==> flow/design.v <==
module setHexValue (output reg [6:0] display, input [3:0] value);
always @(*)begin 
	case(value)
		0: display  <= 7'b0000001;
		1: display  <= 7'b1001111;
		2: display  <= 7'b0010010;
		3: display  <= 7'b0000110;
		4: display  <= 7'b1001100;
		5: display  <= 7'b0100100;
		6: display  <= 7'b0100000;
		7: display  <= 7'b0001111;
		8: display  <= 7'b0000000;
		9: display  <= 7'b0001100;
		10: display  <= 7'b0001000;
		11: display  <= 7'b1100000;
		12: display  <= 7'b0110001;
		14: display  <= 7'b0110000;
		15: display  <= 7'b0111000;
		default: display <= 7'b1111111;  
		endcase
end
endmodule
module displayHex(output [6:0] Out0, Out1, Out2, Out3, 
					output reg [6:0]Out4, Out5, 
					 Out6, Out7, Out8, Out9, Out10, Out11, Out12, Out13,
					 input [13:0] inputBinary);
reg [3:0] temp0, temp1, temp2, temp3;
wire [6:0] tempOut0, tempOut1, tempOut2, tempOut3;
always @(*)begin
	temp0 <= (inputBinary[0]*1) + (inputBinary[1]*2) +
			(inputBinary[2]*4)+ (inputBinary[3]*8);		
	temp1 <= (inputBinary[4]*1) + (inputBinary[5]*2) +
			(inputBinary[6]*4)+ (inputBinary[7]*8);			
	temp2 <= (inputBinary[8]*1) + (inputBinary[9]*2) +
			(inputBinary[10]*4)+ (inputBinary[11]*8);		
	temp3 <= (inputBinary[12]*1) + (inputBinary[13]*2);	
	Out4 <= 7'b1111111;
	Out5 <= 7'b1111111;
	Out6 <= 7'b1111111;
	Out7 <= 7'b1111111;
	Out8 <= 7'b1111111;
	Out9 <= 7'b1111111;
	Out10 <= 7'b1111111;
	Out11 <= 7'b1111111;
	Out12 <= 7'b1111111;
	Out13 <= 7'b1111111;	
end
setHexValue u1(tempOut0, temp0);
setHexValue u2(tempOut1, temp1);
setHexValue u3(tempOut2, temp2);
setHexValue u4(tempOut3, temp3);
assign Out0 = tempOut0;
assign Out1 = tempOut1;
assign Out2 = tempOut2;
assign Out3 = tempOut3;
endmodule
module displayBinary(output reg [6:0] Out0, Out1, Out2, Out3, Out4, Out5, 
					 Out6, Out7, Out8, Out9, Out10, Out11, Out12, Out13,
					input [13:0] inputBinary);
always @(*)begin
	Out0 <= (inputBinary[0] == 1'b0)?(7'b0000001):(7'b1001111);
	Out1 <= (inputBinary[1] == 1'b0)?(7'b0000001):(7'b1001111);
	Out2 <= (inputBinary[2] == 1'b0)?(7'b0000001):(7'b1001111);
	Out3 <= (inputBinary[3] == 1'b0)?(7'b0000001):(7'b1001111);
	Out4 <= (inputBinary[4] == 1'b0)?(7'b0000001):(7'b1001111);
	Out5 <= (inputBinary[5] == 1'b0)?(7'b0000001):(7'b1001111);
	Out6 <= (inputBinary[6] == 1'b0)?(7'b0000001):(7'b1001111);
	Out7 <= (inputBinary[7] == 1'b0)?(7'b0000001):(7'b1001111);
	Out8 <= (inputBinary[8] == 1'b0)?(7'b0000001):(7'b1001111);
	Out9 <= (inputBinary[9] == 1'b0)?(7'b0000001):(7'b1001111);
	Out10 <= (inputBinary[10] == 1'b0)?(7'b0000001):(7'b1001111);
	Out11 <= (inputBinary[11] == 1'b0)?(7'b0000001):(7'b1001111);
	Out12 <= (inputBinary[12] == 1'b0)?(7'b0000001):(7'b1001111);
	Out13 <= (inputBinary[13] == 1'b0)?(7'b0000001):(7'b1001111);
end 
endmodule
module mux21( 
output reg [6:0] disp0, disp1, disp2, disp3, disp4, disp5, disp6, disp7,  
				disp8, disp9, disp10, disp11, disp12, disp13,
input [13:0] inputBinary, 
input DispSelect);
wire [6:0]Out0, Out1, Out2, Out3, Out4, Out5, Out6, 
	Out7, Out8, Out9, Out10, Out11, Out12, Out13, 
	Out14, Out15, Out16, Out17, Out18, Out19, Out20, 
	Out21, Out22, Out23, Out24, Out25, Out26, Out27;
displayHex hex(Out0, Out1, Out2, Out3, Out4, Out5, Out6, Out7, Out8, 
			Out9, Out10, Out11, Out12, Out13,inputBinary);
displayBinary binary(Out14, Out15, Out16, Out17, Out18, Out19, Out20, 
			Out21, Out22, Out23, Out24, Out25, Out26, Out27, inputBinary);	
always@ (*)begin
	if (DispSelect == 1'b1)begin 
		disp0 <= Out0;
		disp1 <= Out1;
		disp2 <= Out2;
		disp3 <= Out3;
		disp4 <= Out4;
		disp5 <= Out5;
		disp6 <= Out6;
		disp7 <= Out7;
		disp8 <= Out8;
		disp9 <= Out9;
		disp10 <= Out10;
		disp11 <= Out11;
		disp12 <= Out12;
		disp13 <= Out13;
		end
	else begin 
		disp0 <= Out14;
		disp1 <= Out15;
		disp2 <= Out16;
		disp3 <= Out17;
		disp4 <= Out18;
		disp5 <= Out19;
		disp6 <= Out20;
		disp7 <= Out21;
		disp8 <= Out22;
		disp9 <= Out23;
		disp10 <= Out24;
		disp11 <= Out25;
		disp12 <= Out26;
		disp13 <= Out27;
		end
end
endmodule
module MUX81 (
    output reg [13:0] dout,
    input [2:0] sel,
    input [13:0] d1, d2, d3, d4, d5, d6, d7, d8,
    input clk);
    always @ (posedge clk) begin
        casez(sel)
            3'b000: dout <= d1;
            3'b001: dout <= d2;
            3'b010: dout <= d3;
            3'b011: dout <= d4;
            3'b100: dout <= d5;
            3'b101: dout <= d6;
            3'b110: dout <= d7;
            3'b111: dout <= d8;
            default: dout <= 14'bz;
        endcase
    end
endmodule
module register(
    output reg [13:0] q,
    input [13:0] R, ALUout,
    input clk, ldR, ldALU, rst);
    always @ (posedge clk) begin
        if (rst == 1'b1) q <= 14'b0;
        else if (ldR == 1'b1) q <= R;
        else if (ldALU == 1'b1) q <= ALUout;
    end
endmodule
module registerArray(
    output [13:0] rout1, rout2, ramOut,
    input [13:0] rin, ALUin,
    input [7:0] ldR, ldALU,
    input [2:0] selrd1, selrd2, selram,
    input clk, rst);
    wire [13:0] rd0, rd1, rd2, rd3, rd4, rd5, rd6, rd7;
    register R0 (rd0, rin, ALUin, clk, ldR[0], ldALU[0], rst);  
    register R1 (rd1, rin, ALUin, clk, ldR[1], ldALU[1], rst);  
    register R2 (rd2, rin, ALUin, clk, ldR[2], ldALU[2], rst);  
    register R3 (rd3, rin, ALUin, clk, ldR[3], ldALU[3], rst);  
    register R4 (rd4, rin, ALUin, clk, ldR[4], ldALU[4], rst);  
    register R5 (rd5, rin, ALUin, clk, ldR[5], ldALU[5], rst);  
    register R6 (rd6, rin, ALUin, clk, ldR[6], ldALU[6], rst);  
    register R7 (rd7, rin, ALUin, clk, ldR[7], ldALU[7], rst);  
    MUX81 M1 (rout1, selrd1, rd0, rd1, rd2, rd3, rd4, rd5, rd6, rd7, clk);
    MUX81 M2 (rout2, selrd2, rd0, rd1, rd2, rd3, rd4, rd5, rd6, rd7, clk);
    MUX81 M3 (ramOut, selram, rd0, rd1, rd2, rd3, rd4, rd5, rd6, rd7, clk);
endmodule
module ALU (ALU_OUTPUT, ALU_FLAGS, A, B, ALU_OpCode, en, rstFlags, clk);
	output reg [13:0] ALU_OUTPUT;
	output reg [2:0] ALU_FLAGS;
	input [13:0] A, B;
	input [4:0] ALU_OpCode;
	input en, rstFlags, clk;
	reg [27:0] tempMult;
	reg [14:0] tempOver;
	always @(posedge clk or posedge rstFlags) begin
		if (rstFlags == 1'b1) begin  
			ALU_OUTPUT <= 14'd0;
			ALU_FLAGS <= 2'd0;
			tempMult <= 15'd0;
			tempOver <= 15'd0;
		end
		else if (en) case (ALU_OpCode)
			5'b00000: ALU_OUTPUT <= 14'b0;  
			5'b00001: ALU_OUTPUT <= 14'b0;  
			5'b00010: ALU_OUTPUT <= 14'b0;  
			5'b00011: begin  
					tempOver = A + B;
					if (tempOver[14] == 1'b1) ALU_FLAGS <= 3'd3;  
					ALU_OUTPUT <= tempOver[13:0];
			end
			5'b00100: begin  
					if (A < B) begin
						ALU_FLAGS <= 3'd4;  
						ALU_OUTPUT <= 14'b0;
					end
					else ALU_OUTPUT <= A - B; 
			end
			5'b00101: begin  
					tempMult = A * B;
					if (tempMult > 14'd255) ALU_FLAGS <= 3'd3;  
					ALU_OUTPUT <= tempMult[13:0];
			end
			5'b00110: begin  
					if (B == 1'd0) begin
						ALU_FLAGS <= 3'd5;  
						ALU_OUTPUT <= A;
					end
					else ALU_OUTPUT <= A / B; 
			end
			5'b00111: ALU_FLAGS <= (A < B) ? 3'd1:3'd2;  
			5'b01000: ALU_FLAGS <= (A > B) ? 3'd1:3'd2;  
			5'b01001: ALU_FLAGS <= (A <= B) ? 3'd1:3'd2;  
			5'b01010: ALU_FLAGS <= (A >= B) ? 3'd1:3'd2;  
			5'b01011: ALU_FLAGS <= (A == B) ? 3'd1:3'd2;  
			5'b01100: ALU_FLAGS <= (A != B) ? 3'd1:3'd2;  
			5'b01101: ALU_OUTPUT <= A & B;  
			5'b01110: ALU_OUTPUT <= A | B;  
			5'b01111: ALU_OUTPUT <= ~A;  
			5'b10000: ALU_OUTPUT <= A ^ B;  
			5'b10001: begin  
					tempOver = (~A) + 1; 
					if (tempOver[14] == 1'b1) ALU_FLAGS <= 3'd3;  
					ALU_OUTPUT <= tempOver[13:0];
			end
			5'b10010: ALU_OUTPUT <= A << B;  
			5'b10011: ALU_OUTPUT <= A >> B;  
			5'b10100: ALU_OUTPUT <= A << 1;  
			5'b10101: ALU_OUTPUT <= A >> 1;  
			5'b10110: ALU_OUTPUT <= A <<< 1;  
			5'b10111: ALU_OUTPUT <= A >>> 1;  
			5'b11000: ALU_OUTPUT <= {A[12:0], A[13]};  
			5'b11001: ALU_OUTPUT <= {A[0], A[13:1]};  
			5'b11010: ALU_OUTPUT <= 14'b0;  
			5'b11011: ALU_OUTPUT <= 14'b0;  
			5'b11100: begin 
					if((A % 2'd2)== 0) ALU_FLAGS <= 3'd6;
					else ALU_FLAGS <= 3'd7;
			end	
			5'b11101: ALU_OUTPUT <= A;  
			5'b11110: ALU_OUTPUT <= 14'b0;  
			5'b11111: ALU_OUTPUT <= 14'b0;  
			default: ALU_FLAGS <= 3'd0;
		endcase
	end
endmodule
module controlUnit (
    output reg readRAM, writeRAM, ldA, ldB,
    output reg [5:0] address,
    output reg [4:0] opcode,
    output reg [7:0] ldALU, ldR,
    output reg [2:0] result, rega, regb, selram,
    output reg displaySelect,
    output aluEn, halted,
    input [13:0] RAMdata,
    input clk, rst);
    reg [3:0] state;
    reg [5:0] pc;
    reg [13:0] currentInstruction;
    assign aluEn = (state == 4'b0011) || (state == 4'b0110);
    assign halted = (state == 4'b1111);
    always @ (posedge clk, posedge rst) begin
        if (rst == 1'b1) begin
            state <= 4'b0000;
            readRAM <= 1'b0;
            writeRAM <= 1'b0;
            ldA <= 1'b0;
            ldB <= 1'b0;
            displaySelect <= 1'b0;
            selram <= 3'b000;
            opcode <= 5'b00000;
            address <= 6'b000000;
            result <= 3'b000;
            rega <= 3'b000;
            regb <= 3'b000;
            ldALU <= 8'b00000000;
            ldR <= 8'b00000000;
            pc <= 6'b000000;
            currentInstruction <= 14'b0;
        end
        else begin
            case(state)
                4'b0000: begin  
                    readRAM <= 1'b1;
                    state <= 4'b0001;
                    address <= pc;
                end
                4'b0001: begin  
                    readRAM <= 1'b0;
                    opcode <= RAMdata[13:9];
                    result <= RAMdata[8:6];
                    rega <= RAMdata[5:3];
                    regb <= RAMdata[2:0];
                    currentInstruction <= RAMdata[13:0];
                    state <= 4'b0010;
                end
                4'b0010: begin  
                    case (opcode)
                        5'b00000:     state <= 4'b0110;
                        5'b00001:       state <= 4'b0110;
                        5'b00010:      state <= 4'b0110;
                        5'b00011:       state <= 4'b0011;
                        5'b00100:       state <= 4'b0011;
                        5'b00101:       state <= 4'b0011;
                        5'b00110:       state <= 4'b0011;
                        5'b00111:     state <= 4'b0110;
                        5'b01000:     state <= 4'b0110;
                        5'b01001:     state <= 4'b0110;
                        5'b01010:     state <= 4'b0110;
                        5'b01011:     state <= 4'b0110;
                        5'b01100:     state <= 4'b0110;
                        5'b01101:      state <= 4'b0011;
                        5'b01110:       state <= 4'b0011;
                        5'b01111:      state <= 4'b0011;
                        5'b10000:      state <= 4'b0011;
                        5'b10001:   state <= 4'b0011;
                        5'b10010:      state <= 4'b0011;
                        5'b10011:      state <= 4'b0011;
                        5'b10100:       state <= 4'b0011;
                        5'b10101:       state <= 4'b0011;
                        5'b10110:       state <= 4'b0011;
                        5'b10111:       state <= 4'b0011;
                        5'b11000:       state <= 4'b0011;
                        5'b11001:       state <= 4'b0011;
                        5'b11010:     state <= 4'b1100;
                        5'b11011:     state <= 4'b1101;
                        5'b11100:       state <= 4'b0110;
                        5'b11101:       state <= 4'b0011;
                        5'b11110:       state <= 4'b0100;
                        5'b11111:       state <= 4'b0101;
                        default:    state <= 4'b0000;
                    endcase
                end
                4'b0011: begin  
                    case(result)
                        3'b000: ldALU <= 8'b00000001;
                        3'b001: ldALU <= 8'b00000010;
                        3'b010: ldALU <= 8'b00000100;
                        3'b011: ldALU <= 8'b00001000;
                        3'b100: ldALU <= 8'b00010000;
                        3'b101: ldALU <= 8'b00100000;
                        3'b110: ldALU <= 8'b01000000;
                        3'b111: ldALU <= 8'b10000000;
                        default: ldALU <= 8'b00000000;
                    endcase
                    state <= 4'b0111;
                end
                4'b0100: begin  
                    readRAM <= 1'b1;
                    address <= RAMdata[5:0];
                    case(result)
                        3'b000: ldR <= 8'b00000001;
                        3'b001: ldR <= 8'b00000010;
                        3'b010: ldR <= 8'b00000100;
                        3'b011: ldR <= 8'b00001000;
                        3'b100: ldR <= 8'b00010000;
                        3'b101: ldR <= 8'b00100000;
                        3'b110: ldR <= 8'b01000000;
                        3'b111: ldR <= 8'b10000000;
                        default: ldR <= 8'b00000000;
                    endcase
                    state <= 4'b0111;
                end
                4'b0101: begin  
                    address <= RAMdata[5:0];
                    selram <= result;
                    state <= 4'b0111;
                end
                4'b0110: begin  
                    if (opcode == 5'b00001) state <= 4'b1111;
                    else state <= 4'b0111;
                end
                4'b0111: begin  
                    if (opcode == 5'b11111) writeRAM <= 1'b1;
                    if (opcode == 5'b11010) displaySelect <= 1'b0;
                    if (opcode == 5'b11011) displaySelect <= 1'b1;
                    state <= 4'b1000;
                end 
                4'b1000: begin  
                    state <= 4'b1011;
                end
                4'b1001: begin
                end
                4'b1010: begin
                end
                4'b1011: begin  
                    ldALU <= 8'b00000000;
                    readRAM <= 1'b0;
                    ldR <= 8'b00000000;
                    writeRAM <= 1'b0;
                    ldA <= 1'b0;
                    pc <= pc + 1;
                    state <= 4'b0000;
                end
                4'b1100: begin  
                    ldA <= 1'b1;
                    state <= 4'b0111;
                end
                4'b1101: begin  
                    ldA <= 1'b1;
                    state <= 4'b0111;
                end
                4'b1111: begin  
                    state <= 4'b1111;
                end
                default: state <= 4'b0000;
            endcase
        end
    end
endmodule
module CPU (
    output [6:0] disp0, disp1, disp2, disp3, disp4, disp5, disp6, disp7, disp8, disp9, disp10, disp11, disp12, disp13,
    output [2:0] flags,
    output halted,
    output [5:0] mem_addr,
    output mem_wr,
    output [13:0] mem_wdata,
    input [13:0] mem_rdata,
    input clk, rst);
    wire [13:0] data_o, A, B, ALUout, ramOut, inputBinary;
    wire [7:0] ldR, ldALU;
    wire [5:0] address;
    wire [4:0] opcode;
    wire [2:0] result, rega, regb, selram;
    wire readRAM, writeRAM, displaySelect, ldA, ldB, aluEn;
    assign data_o = mem_rdata;
    assign mem_addr = address;
    assign mem_wr = writeRAM;
    assign mem_wdata = ramOut;
    registerArray RA1 (A, B, ramOut, data_o, ALUout, ldR, ldALU, rega, regb, selram, clk, rst);
    ALU A1 (ALUout, flags, A, B, opcode, aluEn, rst, clk);
    controlUnit CU1 (readRAM, writeRAM, ldA, ldB, address, opcode, ldALU, ldR, result, rega, regb, selram, displaySelect, aluEn, halted, data_o, clk, rst);
    register disreg (inputBinary, A, B, clk, ldA, ldB, rst);
    mux21 display (disp0, disp1, disp2, disp3, disp4, disp5, disp6, disp7, disp8, disp9, disp10, disp11, disp12, disp13, inputBinary, displaySelect); 
endmodule
# Step by step through the tools: CPU
# Module CPU before and after one edit of its RTL, step after step.
# Lines under "orig" count in the file above, lines under "edited" in the edited file.
# "delta": "edited" minus "orig" as printed here. "rel_change_pct": 100 x difference / "orig".
# Operators carry their Yosys type and port widths (W data, S select, Z words).
# Library cell names are shortened.
# The mark n/a stands for no value.
[inputs]
top_module = "CPU"
clock_port = "clk"
cell_library = "sky130hd"
lib_corner = "tt_025C_1v80"

# The edit
# Unified diff, file above to edited file.
# This change comes from a script, not from a designer; no optimisation was intended.
# begin of diff
@@ -174,5 +174,5 @@
 	output reg [13:0] ALU_OUTPUT;
 	output reg [2:0] ALU_FLAGS;
-	input [13:0] A, B;
+	input [14:0] A, B;
 	input [4:0] ALU_OpCode;
 	input en, rstFlags, clk;
# end of diff

# After elaboration
# Yosys after proc, flatten, opt, wreduce and memory -nomap, before mapping. Memory bits, and registers merged into a memory's read port (data or address), are not among the register bits. Print and check cells are not counted.
# Yosys's memory passes give these memory sizes; they may raise the number of words (mostly to a power of two), join words into wider ones and drop unused or constant bits.
[op_classes]
columns = ["element", "orig", "edited", "delta", "rel_change_pct"]
rows = [
  ["shift", 2, 2, 0, 0.00],
  ["equal", 74, 74, 0, 0.00],
  ["add_sub_neg", 14, 14, 0, 0.00],
  ["n_div", 1, 1, 0, 0.00],
  ["n_mul", 1, 1, 0, 0.00],
  ["n_logic", 5, 5, 0, 0.00],
  ["compare", 5, 5, 0, 0.00],
  ["reduce_and_logical", 35, 35, 0, 0.00],
  ["muxes", 74, 74, 0, 0.00],
]
[op_table]
columns = ["cell", "orig", "edited", "delta", "rel_change_pct"]
rows = [
  ["$div A14 B14 Y14", 1, 0, -1, -100.00],
  ["$logic_not A14 Y1", 1, 0, -1, -100.00],
  ["$div A14 B14 Y15", 0, 1, 1, "n/a"],
  ["$logic_not A15 Y1", 0, 1, 1, "n/a"],
]
# Unchanged operator kinds not shown: 61.
[bits]
columns = ["element", "orig", "edited", "delta", "rel_change_pct"]
rows = [
  ["ff_bits", 237, 237, 0, 0.00],
  ["in_bits", 16, 16, 0, 0.00],
  ["mem_count", 7, 7, 0, 0.00],
  ["romBits", 704, 704, 0, 0.00],
]
[mem_list]
columns = ["element", "orig", "edited"]
rows = [
  ["memory_list", "32 x 4 bit 1R0W; 16 x 7 bit 1R0W; 16 x 7 bit 1R0W; 16 x 7 bit 1R0W; 16 x 7 bit 1R0W; 8 x 8 bit 1R0W; (+1)", "32 x 4 bit 1R0W; 16 x 7 bit 1R0W; 16 x 7 bit 1R0W; 16 x 7 bit 1R0W; 16 x 7 bit 1R0W; 8 x 8 bit 1R0W; (+1)"],
]
# A list marked (+n) leaves out that many cells.

# Depth
# Depth = most cells in a row (Yosys ltp): at word level without a register or memory, in the mapped netlist without a sequential cell, where the memories' decode and read muxes count.
[logic_depth]
columns = ["element", "orig", "edited", "delta", "rel_change_pct"]
rows = [
  ["depth_word", 4, 4, 0, 0.00],
  ["abc_area", "0", "0", "n/a", "n/a"],
  ["depth_mapped", 119, 121, 2, 1.68],
]

# Netlist
# Source: synth_stat.txt of the flow (Yosys; design flattened, memories mapped). It holds for the ABC_AREA given above (unset counts as 0); a run with the other value may have another netlist.
[synth_totals]
columns = ["element", "orig", "edited", "delta", "rel_change_pct"]
rows = [
  ["buffers", 334, 350, 16, 4.79],
  ["mapped_area_um2", 29413.2, 30136.4, 723.2, 2.46],
  ["sequential_area_um2", 5089.9, 5089.9, 0.0, 0.00],
  ["flip_flops", 237, 237, 0, 0.00],
  ["stdcells", 3753, 3935, 182, 4.85],
]
[by_type]
columns = ["cell_type", "orig", "edited", "delta", "rel_change_pct"]
rows = [
  ["a21oi_1", 270, 353, 83, 30.74],
  ["nand3_1", 49, 88, 39, 79.59],
  ["mux2i_1", 166, 191, 25, 15.06],
  ["nor2_1", 550, 574, 24, 4.36],
  ["mux4_2", 54, 36, -18, -33.33],
  ["xnor2_1", 47, 65, 18, 38.30],
  ["o21a_1", 55, 40, -15, -27.27],
  ["a22o_1", 23, 8, -15, -65.22],
  ["inv_1", 246, 258, 12, 4.88],
  ["mux2_2", 66, 54, -12, -18.18],
  ["buf_2", 2, 14, 12, 600.00],
  ["ha_1", 260, 271, 11, 4.23],
  ["and3_1", 26, 15, -11, -42.31],
  ["a211oi_1", 23, 33, 10, 43.48],
  ["nor3_1", 91, 82, -9, -9.89],
  ["o211ai_1", 17, 26, 9, 52.94],
  ["or3_1", 21, 29, 8, 38.10],
  ["o22ai_1", 20, 28, 8, 40.00],
]
# Unchanged cell types not shown: 23.
# Not every row of either side is listed.
# The figures by module come from a second, unflattened synthesis with its own total; it is not the netlist above.
[unflattened]
columns = ["element", "orig", "edited", "delta", "rel_change_pct"]
rows = [
  ["hier_cells", 3815, 4088, 273, 7.16],
  ["area_unflattened_um2", 32234.7, 33973.8, 1739.1, 5.40],
]
# Rows give one instance, submodules left out.
[modules_orig]
columns = ["mod", "instances", "area_um2", "mod_seq_area_um2", "cells"]
rows = [
  ["ALU", 1, 16449.5, 425.4, 2209],
  ["register", 9, 659.4, 280.3, 62],
  ["MUX81", 3, 1271.2, 280.3, 136],
  ["controlUnit", 1, 2531.2, 1326.3, 219],
  ["mux21", 1, 1258.7, 0.0, 109],
  ["setHexValue", 4, 242.7, 0.0, 35],
  ["displayBinary", 1, 743.2, 0.0, 100],
  ["displayHex", 1, 533.0, 0.0, 72],
  ["CPU", 1, 0.0, 0.0, 0],
  ["registerArray", 1, 0.0, 0.0, 0],
]
[modules_edited]
columns = ["mod", "instances", "area_um2", "mod_seq_area_um2", "cells"]
rows = [
  ["ALU", 1, 18273.8, 425.4, 2477],
  ["register", 9, 659.4, 280.3, 62],
  ["MUX81", 3, 1271.2, 280.3, 136],
  ["controlUnit", 1, 2442.3, 1326.3, 223],
  ["mux21", 1, 1258.7, 0.0, 109],
  ["setHexValue", 4, 242.7, 0.0, 35],
  ["displayBinary", 1, 743.2, 0.0, 100],
  ["displayHex", 1, 533.0, 0.0, 72],
  ["CPU", 1, 3.8, 0.0, 1],
  ["registerArray", 1, 0.0, 0.0, 0],
]

# Worst setup path after synthesis
# OpenSTA on the mapped netlist: ideal clock, no wires. The path of least setup slack (recovery checks aside). Input and output delay are each 20% of the period. Register names are those of the netlist, which keeps one name where synthesis merged equal registers.
[synth_path]
columns = ["element", "orig", "edited", "delta", "rel_change_pct"]
rows = [
  ["path_kind", "register -> register", "register -> register", "n/a", "n/a"],
  ["start", "register RA1.M2.dout[0]", "register RA1.M2.dout[1]", "n/a", "n/a"],
  ["end", "register A1.ALU_OUTPUT[0]", "register A1.ALU_OUTPUT[0]", "n/a", "n/a"],
  ["t_first_pin_ps", 0, 0, 0, "n/a"],
  ["slack_ps", 107, 52, -55, "n/a"],
  ["driving_pins", 112, 112, 0, 0.00],
  ["path_delay_ps", 23894, 23948, 54, 0.23],
  ["period_ps", 24000, 24000, 0, 0.00],
  ["t_arrival_ps", 23752, 23814, 62, 0.26],
  ["setup_ps", 142, 134, -8, "n/a"],
  ["period_less_setup_slack_ps", 23893, 23948, 55, 0.23],
]
# "path_delay_ps" is the arrival time less input delay plus setup time.
# "driving_pins" counts driving pins, that of a launching flip-flop among them; a cell with two outputs on the path counts twice.
# "period_less_setup_slack_ps" is the clock period less the worst setup slack; recovery checks do not enter. This is arithmetic on one report: input and output delays are still those of the set period (20% each).
# Between the ends stands the longest chain of elaborated cells between them, by number of cells; it is not shown to be the way that was timed. Of several equally long chains one is given.
# Each line given opens the expression or statement behind the cell; cells for indexed reads and writes are added by Yosys, which also makes memories of some case tables.
# A register here has more assigning lines than the two given.
[synth_via_orig]
path_cell_list = "dfxtp_1 -> clkbuf_1 -> clkinv_1 -> clkbuf_1 -> ha_1 -> o21bai_1 -> nor3_1 -> nor2_1 -> a21oi_1 -> ha_1 -> o21a_1 -> nor2_1 -> or4_1 -> nand2_1 -> ha_1 -> o21a_1 -> o21ai_0 -> a2111oi_4 -> [... 76 more ...] -> o21a_1 -> o2111ai_1 -> a31oi_1 -> and4_1 -> o31a_1 -> o21ai_0 -> a21oi_1 -> clkbuf_1 -> mux2_2 -> ha_1 -> nor2b_1 -> o31a_1 -> o21a_1 -> o21ai_0 -> a21oi_1 -> o21a_1 -> o2111ai_1 -> a32oi_1"
elab_chain_cells = 3
[synth_lines_orig]
columns = ["element", "line", "rtl"]
rows = [
  ["from (decl)", 126, "output reg [13:0] dout,"],
  ["from (assign)", 132, "3'b000: dout <= d1;"],
  ["from (assign)", 133, "3'b001: dout <= d2;"],
  ["$div A14 B14 Y14", 214, "else ALU_OUTPUT <= A / B;"],
  ["$mux W14", 210, "if (B == 1'd0) begin"],
  ["$pmux W14 S17", 188, "else if (en) case (ALU_OpCode)"],
  ["to (assign)", 195, "ALU_OUTPUT <= tempOver[13:0];"],
  ["to (assign)", 202, "else ALU_OUTPUT <= A - B;"],
  ["to (decl)", 174, "output reg [13:0] ALU_OUTPUT;"],
]
[synth_via_edited]
path_cell_list = "dfxtp_1 -> buf_1 -> clkinv_1 -> clkbuf_1 -> ha_1 -> o21ai_0 -> nor2b_1 -> or4b_1 -> o21a_1 -> ha_1 -> o211ai_1 -> nand2_1 -> and4_1 -> nor2_1 -> ha_1 -> o21a_1 -> or4_1 -> and3_1 -> [... 76 more ...] -> o21a_1 -> o31a_1 -> o41ai_1 -> o31ai_1 -> o21ai_0 -> nand2b_1 -> a21o_1 -> clkbuf_1 -> mux2_2 -> ha_1 -> a21o_1 -> a21oi_1 -> nor2b_1 -> o21ai_0 -> o311a_1 -> o21ai_0 -> a2111oi_0 -> o41ai_1"
elab_chain_cells = 3
[synth_lines_edited]
columns = ["element", "line", "rtl"]
rows = [
  ["from (decl)", 126, "output reg [13:0] dout,"],
  ["from (assign)", 132, "3'b000: dout <= d1;"],
  ["from (assign)", 133, "3'b001: dout <= d2;"],
  ["$div A14 B14 Y15", 214, "else ALU_OUTPUT <= A / B;"],
  ["$mux W14", 210, "if (B == 1'd0) begin"],
  ["$pmux W14 S17", 188, "else if (en) case (ALU_OpCode)"],
  ["to (assign)", 195, "ALU_OUTPUT <= tempOver[13:0];"],
  ["to (assign)", 202, "else ALU_OUTPUT <= A - B;"],
  ["to (decl)", 174, "output reg [13:0] ALU_OUTPUT;"],
]

# Path in the finished layout
# Path of least setup slack in the final report of the runs of pair 1 (OpenROAD, finished layout, wires in). Where an end is a register, its clock arrival counts in the times.
# The report prints the path's times to 10 ps; the period is as set.
[layout_path]
columns = ["element", "orig", "edited", "delta", "rel_change_pct"]
rows = [
  ["path_kind", "register -> register", "register -> register", "n/a", "n/a"],
  ["start", "register RA1.M2.dout[0]", "register RA1.M2.dout[0]", "n/a", "n/a"],
  ["end", "register A1.ALU_OUTPUT[0]", "register A1.ALU_OUTPUT[0]", "n/a", "n/a"],
  ["setup_ps", 130, 120, -10, "n/a"],
  ["driving_pins", 110, 109, -1, -0.91],
  ["t_arrival_ps", 23210, 23210, 0, 0.00],
  ["slack_ps", 1230, 1220, -10, "n/a"],
  ["period_ps", 24000, 24000, 0, 0.00],
  ["t_first_pin_ps", 580, 560, -20, -3.45],
]
# Between the ends stands the longest chain of elaborated cells between them, by number of cells; it is not shown to be the way that was timed. Of several equally long chains one is given.
# A register here has more assigning lines than the two given.
[layout_via_orig]
path_cell_list = "dfxtp_2 -> clkinv_1 -> ha_1 -> o21bai_1 -> nor3_2 -> nor2_1 -> a21oi_1 -> ha_1 -> o21a_1 -> nor2_1 -> or4_1 -> nand2_1 -> ha_1 -> o21a_1 -> o21ai_1 -> a2111oi_4 -> a21oi_1 -> or2_2 -> [... 74 more ...] -> a31oi_2 -> and4_1 -> o31a_1 -> o21ai_2 -> a21oi_4 -> buf_4 -> mux2_2 -> ha_1 -> a21o_1 -> a21oi_1 -> nor2b_1 -> o31a_1 -> o21a_1 -> o21ai_0 -> a21oi_1 -> o21a_1 -> o2111ai_1 -> a32oi_1"
elab_chain_cells = 3
[layout_lines_orig]
columns = ["element", "line", "rtl"]
rows = [
  ["from (decl)", 126, "output reg [13:0] dout,"],
  ["from (assign)", 132, "3'b000: dout <= d1;"],
  ["from (assign)", 133, "3'b001: dout <= d2;"],
  ["$div A14 B14 Y14", 214, "else ALU_OUTPUT <= A / B;"],
  ["$mux W14", 210, "if (B == 1'd0) begin"],
  ["$pmux W14 S17", 188, "else if (en) case (ALU_OpCode)"],
  ["to (assign)", 195, "ALU_OUTPUT <= tempOver[13:0];"],
  ["to (assign)", 202, "else ALU_OUTPUT <= A - B;"],
  ["to (decl)", 174, "output reg [13:0] ALU_OUTPUT;"],
]
[layout_via_edited]
path_cell_list = "dfxtp_2 -> inv_2 -> ha_1 -> o21ai_0 -> nor2b_1 -> or4b_1 -> o21a_1 -> ha_1 -> o211ai_1 -> nand2_2 -> and4_1 -> nor2_1 -> ha_1 -> o21a_1 -> or4_1 -> buf_4 -> a31oi_1 -> nor2_1 -> [... 73 more ...] -> ha_1 -> o21a_1 -> o31a_1 -> o41ai_2 -> o31ai_1 -> o21ai_0 -> nand2b_1 -> a21o_4 -> mux2_2 -> ha_1 -> a21o_1 -> a21oi_1 -> nor2b_1 -> o21ai_0 -> o311a_1 -> o21ai_1 -> a2111oi_2 -> o41ai_2"
elab_chain_cells = 3
[layout_lines_edited]
columns = ["element", "line", "rtl"]
rows = [
  ["from (decl)", 126, "output reg [13:0] dout,"],
  ["from (assign)", 132, "3'b000: dout <= d1;"],
  ["from (assign)", 133, "3'b001: dout <= d2;"],
  ["$div A14 B14 Y15", 214, "else ALU_OUTPUT <= A / B;"],
  ["$mux W14", 210, "if (B == 1'd0) begin"],
  ["$pmux W14 S17", 188, "else if (en) case (ALU_OpCode)"],
  ["to (assign)", 195, "ALU_OUTPUT <= tempOver[13:0];"],
  ["to (assign)", 202, "else ALU_OUTPUT <= A - B;"],
  ["to (decl)", 174, "output reg [13:0] ALU_OUTPUT;"],
]

# Measured runs
# Runs of the flow (Yosys, OpenROAD) on both versions; the two runs of a pair have the same settings. The constraints put input and output delay at 20% of the set period each and load the outputs with 0.01 pF.
[flow_settings_pair_1]
CORE_UTILIZATION = 40
PLACE_DENSITY = 0.6
period_ns = 24.0
CAP_MARGIN = 20
CORE_MARGIN = 2
SLEW_MARGIN = 20
[results_pair_1]
columns = ["element", "orig", "edited", "delta", "rel_change_pct"]
rows = [
  ["synth_area_um2", 29413.2, 30136.4, 723.2, 2.46],
  ["fin_hold_ws_ps", 473, 474, 1, "n/a"],
  ["die_area_um2", 75718.5, 77553.9, 1835.4, 2.42],
  ["cell_area_final_um2", 32457.4, 33335.7, 878.3, 2.71],
  ["ws_setup_ps", 1233, 1223, -10, "n/a"],
  ["tns_setup_ps", 0, 0, 0, "n/a"],
]
[flow_settings_pair_2]
ABC_AREA = 0
CELL_PAD_IN_SITES_GLOBAL_PLACEMENT = 2
CORE_MARGIN = 3
CORE_UTILIZATION = 21
CTS_CLUSTER_SIZE = 17
MAX_ROUTING_LAYER = "met5"
PLACE_DENSITY_LB_ADDON = 0.14
TNS_END_PERCENT = 45
period_ns = 29.3
CAP_MARGIN = 20
SLEW_MARGIN = 20
[results_pair_2]
columns = ["element", "orig", "edited", "delta", "rel_change_pct"]
rows = [
  ["synth_area_um2", 29413.2, 30136.4, 723.2, 2.46],
  ["fin_hold_ws_ps", 469, 472, 3, "n/a"],
  ["die_area_um2", 144590.0, 148086.0, 3496.0, 2.42],
  ["cell_area_final_um2", 33235.6, 34155.3, 919.7, 2.77],
  ["ws_setup_ps", 2364, 2562, 198, "n/a"],
  ["tns_setup_ps", 0, 0, 0, "n/a"],
]
